==> flow/design.v <==
module fpadd (
    clk, reset, start,
    a, b,
    sum, 
    done
);
    input clk, reset, start;
    input [31:0] a, b;
    output [31:0] sum;
    output done;
    reg sign_a, sign_b, sign_r;
    reg [7:0] exp_a, exp_b, exp_r;
	reg [25:0] mant_a, mant_b;
    reg [25:0] mant_r;
	reg [31:0] sum;  
	reg done;
    reg [23:0] mant_sum;
    parameter IDLE = 3'b000;
    parameter SIGN = 3'b001;
    parameter SHIFT = 3'b010;
    parameter ADD = 3'b011;
	parameter RESSIGN = 3'b100;
    parameter NORM = 3'b101;
    parameter SEARCH = 3'b110;
	parameter FIN = 3'b111;
    reg[2:0] pres_state;
	always @(posedge clk) begin
	    if(reset) begin
			exp_a <= 0; exp_b <= 0; exp_r <= 0;
			mant_a <= 0; mant_b <= 0; mant_r <= 0;
			sign_a <= 0; sign_b <= 0; sign_r <= 0;
			done <= 0; sum <= 0; mant_sum <= 0;
    	end
    	else if(start) begin
	    	sign_a <= a[31];
	    	sign_b <= b[31];
			exp_a <= a[30:23];
			exp_b <= b[30:23];
			mant_a <= {3'b001, a[22:0]};  
			mant_b <= {3'b001, b[22:0]};  
	    	done <= 0;
	    	pres_state <= IDLE;
	    end
	    else begin
	    	case(pres_state)
			IDLE:  
	    	begin
		    	if ((exp_a == 8'b0) && (mant_a[22:0] == 22'b0 && mant_a[23] == 1'b1)) begin
					sum <= {sign_b, exp_b, mant_b[22:0]};
					done <= 1;
					pres_state <= FIN;
		    	end
	    		else if ((exp_b == 8'b0) && (mant_b[22:0] == 22'b0 && mant_b[23] == 1'b1)) begin
					sum <= {sign_a, exp_a, mant_a[22:0]};
					done <= 1;
					pres_state <= FIN;
		    	end
				else if (exp_a == 8'b11111111) begin
					sum <= {sign_a, exp_a, mant_a[22:0]};
					done <= 1;
					pres_state <= FIN;
				end
				else if (exp_b == 8'b11111111) begin
					sum <= {sign_b, exp_b, mant_b[22:0]};
					done <= 1;
					pres_state <= FIN;
				end
				else begin
					pres_state <= SIGN;
				end
			end	
			SIGN:  
			begin
				if (sign_a) begin
					mant_a <= ~mant_a + 1;
				end	
				if (sign_b) begin
					mant_b <= ~mant_b + 1;
				end	
				pres_state <= SHIFT;
			end
			SHIFT:  
			begin
				if(exp_a > exp_b) begin
					mant_b <= {sign_b, mant_b[25:1]};  
					exp_b <= exp_b + 1;
					exp_r <= exp_a;
				end
				else if(exp_a < exp_b) begin
					mant_a <= {sign_a, mant_a[25:1]};  
					exp_a <= exp_a + 1;
					exp_r <= exp_b;
				end
				else
					exp_r <= exp_a;
				pres_state <= (exp_a == exp_b) ? ADD : pres_state;
			end
			ADD:  
			begin
				mant_r <= mant_a + mant_b;
				pres_state <= RESSIGN;
			end
			RESSIGN:  
			begin
				if (mant_r[25] == 1) begin
					sign_r <= 1;
					mant_r <= -mant_r;
				end else begin
					sign_r <= 0;
				end
				pres_state <= NORM;
			end
			NORM:  
			begin
				if (mant_r == 0) begin
					exp_r <= 0;
					pres_state <= FIN;
				end else if ((mant_r[24] == 0) && (mant_r[23] == 1)) begin
					pres_state <= FIN;
				end else if (mant_r[24] == 1) begin
					mant_r <= mant_r >> 1;
					exp_r  <= exp_r + 1;
					pres_state <= FIN;
				end else
					pres_state <= SEARCH;
			end
			SEARCH:  
			begin
				if(mant_r[23] != 1) begin
					mant_r <= mant_r << 1;
					exp_r  <= exp_r - 1;
					pres_state <= SEARCH;
				end else
					pres_state <= FIN;
			end
			FIN:
			begin
				if (!done) begin
					sum <= {sign_r, exp_r, {mant_r[22:0]}};
					done <= 1;
				end
			end
			endcase
	    end
	end
endmodule
## Tool chain data of fpadd

What the tools print for fpadd, step after step.
Line numbers count from 1 in the design file above.
Cell names lack the library's common part.
Not given: --

| set-up | value |
|---|---|
| design top | fpadd |
| clock input | clk |
| library | sky130hd |
| corner | tt_025C_1v80 |

## After elaboration

Yosys after proc, flatten, opt, wreduce and memory -nomap, before mapping. Memory bits, and registers merged into a memory's read port (data or address), are not among the register bits. Print and check cells are not counted. Equal cells are merged and count once.

| bit counts | value |
|---|---|
| register bits after elaboration | 141 |
| cells after elaboration | 150 |
| output and inout bits | 33 |

| cells by class | value |
|---|---|
| mux-type cells | 51 |
| order comparisons | 2 |
| equality and inequality tests | 31 |
| bitwise operators | 5 |
| add/subtract/negate cells | 8 |
| reduce/logical cells | 36 |

Operator list:

| kind | count |
|---|---|
| two-way mux 26 bit | 10 |
| two-way mux 32 bit | 5 |
| parallel mux 26 bit (select 4 bit) | 1 |
| two-way mux 8 bit | 13 |
| parallel mux 26 bit (select 2 bit) | 2 |
| parallel mux 32 bit (select 2 bit) | 1 |
| adder 26 x 1 -> 26 bit (second input constant) | 2 |
| inverter 26 bit | 2 |
| two-way mux 24 bit | 2 |
| logical NOT 23 bit | 2 |
| adder 26 bit | 1 |
| negator 26 bit | 1 |
| logical NOT 26 bit | 1 |
| != test 2 bit (second input constant) | 12 |
| != test 3 bit (second input constant) | 8 |
| adder 8 x 1 -> 8 bit (second input constant) | 3 |
| parallel mux 8 bit (select 3 bit) | 1 |
| parallel mux 3 bit (select 7 bit) | 1 |
| AND reduction 6 bit | 3 |
| equality test 8 bit (second input constant) | 2 |
| logical NOT 8 bit | 2 |
| two-way mux 3 bit | 5 |
| equality test 3 bit (second input constant) | 4 |
| AND reduction 3 bit | 4 |
| AND reduction 4 bit | 3 |
| nonzero test 2 bit | 5 |
| two-way mux 1 bit | 9 |
| subtractor 8 x 1 -> 8 bit (second input constant) | 1 |

Other operator kinds: 17; their cells: 27.

## Logic depth

Yosys ltp: most cells in a row. Word level: on the elaborated netlist, between registers, memories and ports. Mapped: between sequential cells and ports; inverters and the memories' decode and read muxes count.

| depth | value |
|---|---|
| depth after elaboration | 6 |
| ABC_AREA | 0 |
| depth in mapped cells | 12 |

## Mapped cells and area

Yosys stat after the flow's synthesis: flattened, memories mapped to cells. It holds for the ABC_AREA given above (unset counts as 0); a run with the other value may have another netlist.

| synthesis totals | value |
|---|---|
| synthesis area | 0.0109355 mm2 |
| sequential area | 0.0029328 mm2 |
| mapped flip-flops | 146 |
| buffers | 121 |
| cells in the netlist | 1,472 |

Cell types:

| cell type | count | area in all (um2) |
|---|---|---|
| dfxtp_1 | 145 | 2.9E+03 |
| ha_1 | 42 | 525.504 |
| a21oi_1 | 104 | 520.499 |
| o21ai_0 | 99 | 495.475 |
| nand2_1 | 129 | 484.214 |
| nor2_1 | 125 | 469.2 |
| clkbuf_1 | 97 | 364.099 |
| xnor2_1 | 32 | 280.269 |
| inv_1 | 72 | 270.259 |
| o22ai_1 | 42 | 262.752 |
| nor3_1 | 52 | 260.25 |
| or3_1 | 41 | 256.496 |
| o221ai_1 | 28 | 245.235 |
| a221oi_1 | 25 | 218.96 |
| a211oi_1 | 27 | 202.694 |
| nand3_1 | 38 | 190.182 |
| mux2i_1 | 18 | 180.173 |
| a222oi_1 | 15 | 150.144 |

Other cell types: 60; their cells: 341.

## Path before layout

Path of least setup slack by OpenSTA after synthesis, without wires, with an ideal clock, recovery checks aside; 20% of the period is set as input and as output delay. Where synthesis merged equal registers, the netlist keeps one of their names.

| path after synthesis | value |
|---|---|
| kind | register -> register |
| start point | reg exp_b[3] |
| end point | reg exp_r[5] |
| arrival time | 2.697 ns |
| period | 5.0 ns |
| stages | 10 |
| data required time | 4.870 ns |
| delay of the path | 2.827 ns |
| slack | 2.173 ns |
| path buffers | 0 |
| synthesis period reached | 2.827 ns |

"delay of the path" = arrival - input delay + setup time.
"stages" counts driving pins, that of a launching flip-flop among them; a cell with two outputs on the path counts twice.
"synthesis period reached" = period - worst setup slack (recovery checks aside). The figure is calculated, with input and output delays left at 20% of the set period.
The rows between start and end are the longest chain of elaborated cells between them; the timing report does not say that the signal goes this way. Where chains are equally long, one stands for them.
A line is the first line of the expression or statement that the cell stems from. Yosys adds cells for indexed reads and writes and turns some case tables into memories.
A register here has more assigning lines than the two given.

| on the way, after synthesis | value |
|---|---|
| cell sequence | dfxtp_1 -> inv_1 -> ha_1 -> a21oi_1 -> nor2b_1 -> o31ai_1 -> nand2_1 -> mux2_2 -> a211oi_1 -> o32ai_1 |
| cells in the longest elaborated chain | 4 |
| elaborated cells on any way between the ends | 5 |
| source lines of those cells | 3 |
| classes of those cells | compare (2); mux (3) |

RTL lines, path after synthesis:

| what | RTL line | text |
|---|---|---|
| from (decl) | 12 | `reg [7:0] exp_a, exp_b, exp_r;` |
| from (assign) | 38 | `exp_b <= b[30:23];` |
| from (assign) | 86 | `exp_b <= exp_b + 1;` |
| less-than comparator 8 bit | 89 | `else if(exp_a < exp_b) begin` |
| two-way mux 8 bit | 89 |  |
| two-way mux 8 bit | 84 | `if(exp_a > exp_b) begin` |
| parallel mux 8 bit (select 3 bit) | 45 | `case(pres_state)` |
| to (assign) | 87 | `exp_r <= exp_a;` |
| to (assign) | 92 | `exp_r <= exp_b;` |
| to (decl) | 12 |  |

## Path in the finished layout

From the final timing report of record 1: the path of least setup slack in the routed layout; clock arrival at registers is part of the times.

| path after layout | value |
|---|---|
| kind | register -> register |
| start point | reg mant_b[1] |
| end point | reg sum[31] |
| path buffers | 3 |
| arrival time | 3.38 ns |
| period | 3.17 ns |
| slack | 0.12 ns |
| data required time | 3.50 ns |
| stages | 13 |

The rows between start and end are the longest chain of elaborated cells between them; the timing report does not say that the signal goes this way. Where chains are equally long, one stands for them.
A register here has more assigning lines than the two given.

| on the way, after layout | value |
|---|---|
| cell sequence | dfxtp_4 -> inv_1 -> ha_1 -> or3b_4 -> or4_4 -> buf_6 -> nor4_4 -> buf_4 -> o41ai_2 -> a211o_1 -> nand2_4 -> buf_4 -> o22ai_1 |
| cells in the longest elaborated chain | 6 |
| elaborated cells on any way between the ends | 8 |
| source lines of those cells | 3 |
| classes of those cells | eq/ne (1); mux (3); reduce/logical (4) |

RTL lines, path after layout:

| what | RTL line | text |
|---|---|---|
| from (decl) | 13 | `reg [25:0] mant_a, mant_b;` |
| from (assign) | 40 | `mant_b <= {3'b001, b[22:0]};` |
| from (assign) | 78 | `mant_b <= ~mant_b + 1;` |
| logical NOT 23 bit | 53 | `else if ((exp_b == 8'b0) && (mant_b[22:0] == 22'b0 && mant_b[23] == 1'b1)) begin` |
| logical AND 1 bit x2 | 53 |  |
| two-way mux 32 bit | 53 |  |
| two-way mux 32 bit | 48 | `if ((exp_a == 8'b0) && (mant_a[22:0] == 22'b0 && mant_a[23] == 1'b1)) begin` |
| parallel mux 32 bit (select 2 bit) | 45 | `case(pres_state)` |
| to (assign) | 49 | `sum <= {sign_b, exp_b, mant_b[22:0]};` |
| to (assign) | 54 | `sum <= {sign_a, exp_a, mant_a[22:0]};` |
| to (decl) | 9 | `output [31:0] sum;` |

==> results <==
Below are 5 stored runs of the flow (Yosys, OpenROAD; platform sky130hd) on fpadd, each with its settings and what was measured, unordered. Constraints: input delay and output delay 20% of the set period each, output load 0.01 pF.
By "reached clock period" is meant the clock period of the run minus its worst setup slack. This is arithmetic on one report: input and output delays are still those of the set period (20% each).
"time of the worst setup path" = time allowed to the worst setup path (clock period - input delay - output delay, where it has them) - its slack; a late launch clock adds to it, a late capture clock takes from it.
A setting shown as n/a is not set for that run.
Results: n/a = not shown.

| item | record 1 | record 2 | record 3 | record 4 | record 5 |
|---|---|---|---|---|---|
| ABC_AREA | 0 | n/a | 1 | 1 | 0 |
| CAP_MARGIN | 40 | 20 | 40 | 40 | 25 |
| CORE_UTILIZATION | 26 | 40 | 40 | 40 | 55 |
| CTS_CLUSTER_DIAMETER | 337 | n/a | 121 | 334 | 53 |
| GPL_ROUTABILITY_DRIVEN | 0 | n/a | 0 | 0 | 0 |
| GPL_TIMING_DRIVEN | 0 | n/a | n/a | 0 | n/a |
| PLACE_DENSITY_LB_ADDON | 0.12 | n/a | n/a | n/a | n/a |
| TNS_END_PERCENT | 65 | n/a | n/a | n/a | 70 |
| period_ns | 3.17 | 3.66 | 2.69 | 2.69 | 3.11 |
| CORE_MARGIN | 2 | 2 | 5 | 5 | 9 |
| SLEW_MARGIN | 20 | 20 | 20 | 20 | 20 |
| CELL_PAD_IN_SITES_DETAIL_PLACEMENT | n/a | n/a | 2 | 2 | 0 |
| MAX_ROUTING_LAYER | n/a | n/a | met4 | met5 | met4 |
| CORE_ASPECT_RATIO | n/a | n/a | n/a | n/a | 0.5 |
| CTS_CLUSTER_SIZE | n/a | n/a | n/a | n/a | 20 |
| MIN_ROUTING_LAYER | n/a | n/a | n/a | n/a | met2 |
| PLACE_DENSITY | n/a | n/a | n/a | n/a | 0.53 |
| SETUP_SLACK_MARGIN | n/a | n/a | n/a | n/a | 0.77 |
| chip area in the Yosys report (mm2) | 0.0109355 | 0.0109355 | n/a | n/a | n/a |
| die footprint (mm2) | 0.0437165 | 0.0286777 | n/a | n/a | n/a |
| utilization after layout (%) | 32.4 | 47.4 | n/a | n/a | n/a |
| setup slack of the worst path (ns) | 0.118 | 0.456 | n/a | n/a | n/a |
| total negative setup slack (ns) | 0.000 | 0.000 | n/a | n/a | n/a |
| post-route worst hold slack (ns) | 0.475 | 0.490 | n/a | n/a | n/a |
| reached clock period (ns) | 3.052 | 3.204 | n/a | n/a | n/a |
| time of the worst setup path (ns) | 3.05 | 3.20 | n/a | n/a | n/a |
| class of the worst setup path | register -> register | register -> register | n/a | n/a | n/a |

Record 3: stopped before the end: placement reported DPL-0033
Record 4: stopped before the end: placement reported DPL-0033
Record 5: stopped before the end: routing reported GRT-0116
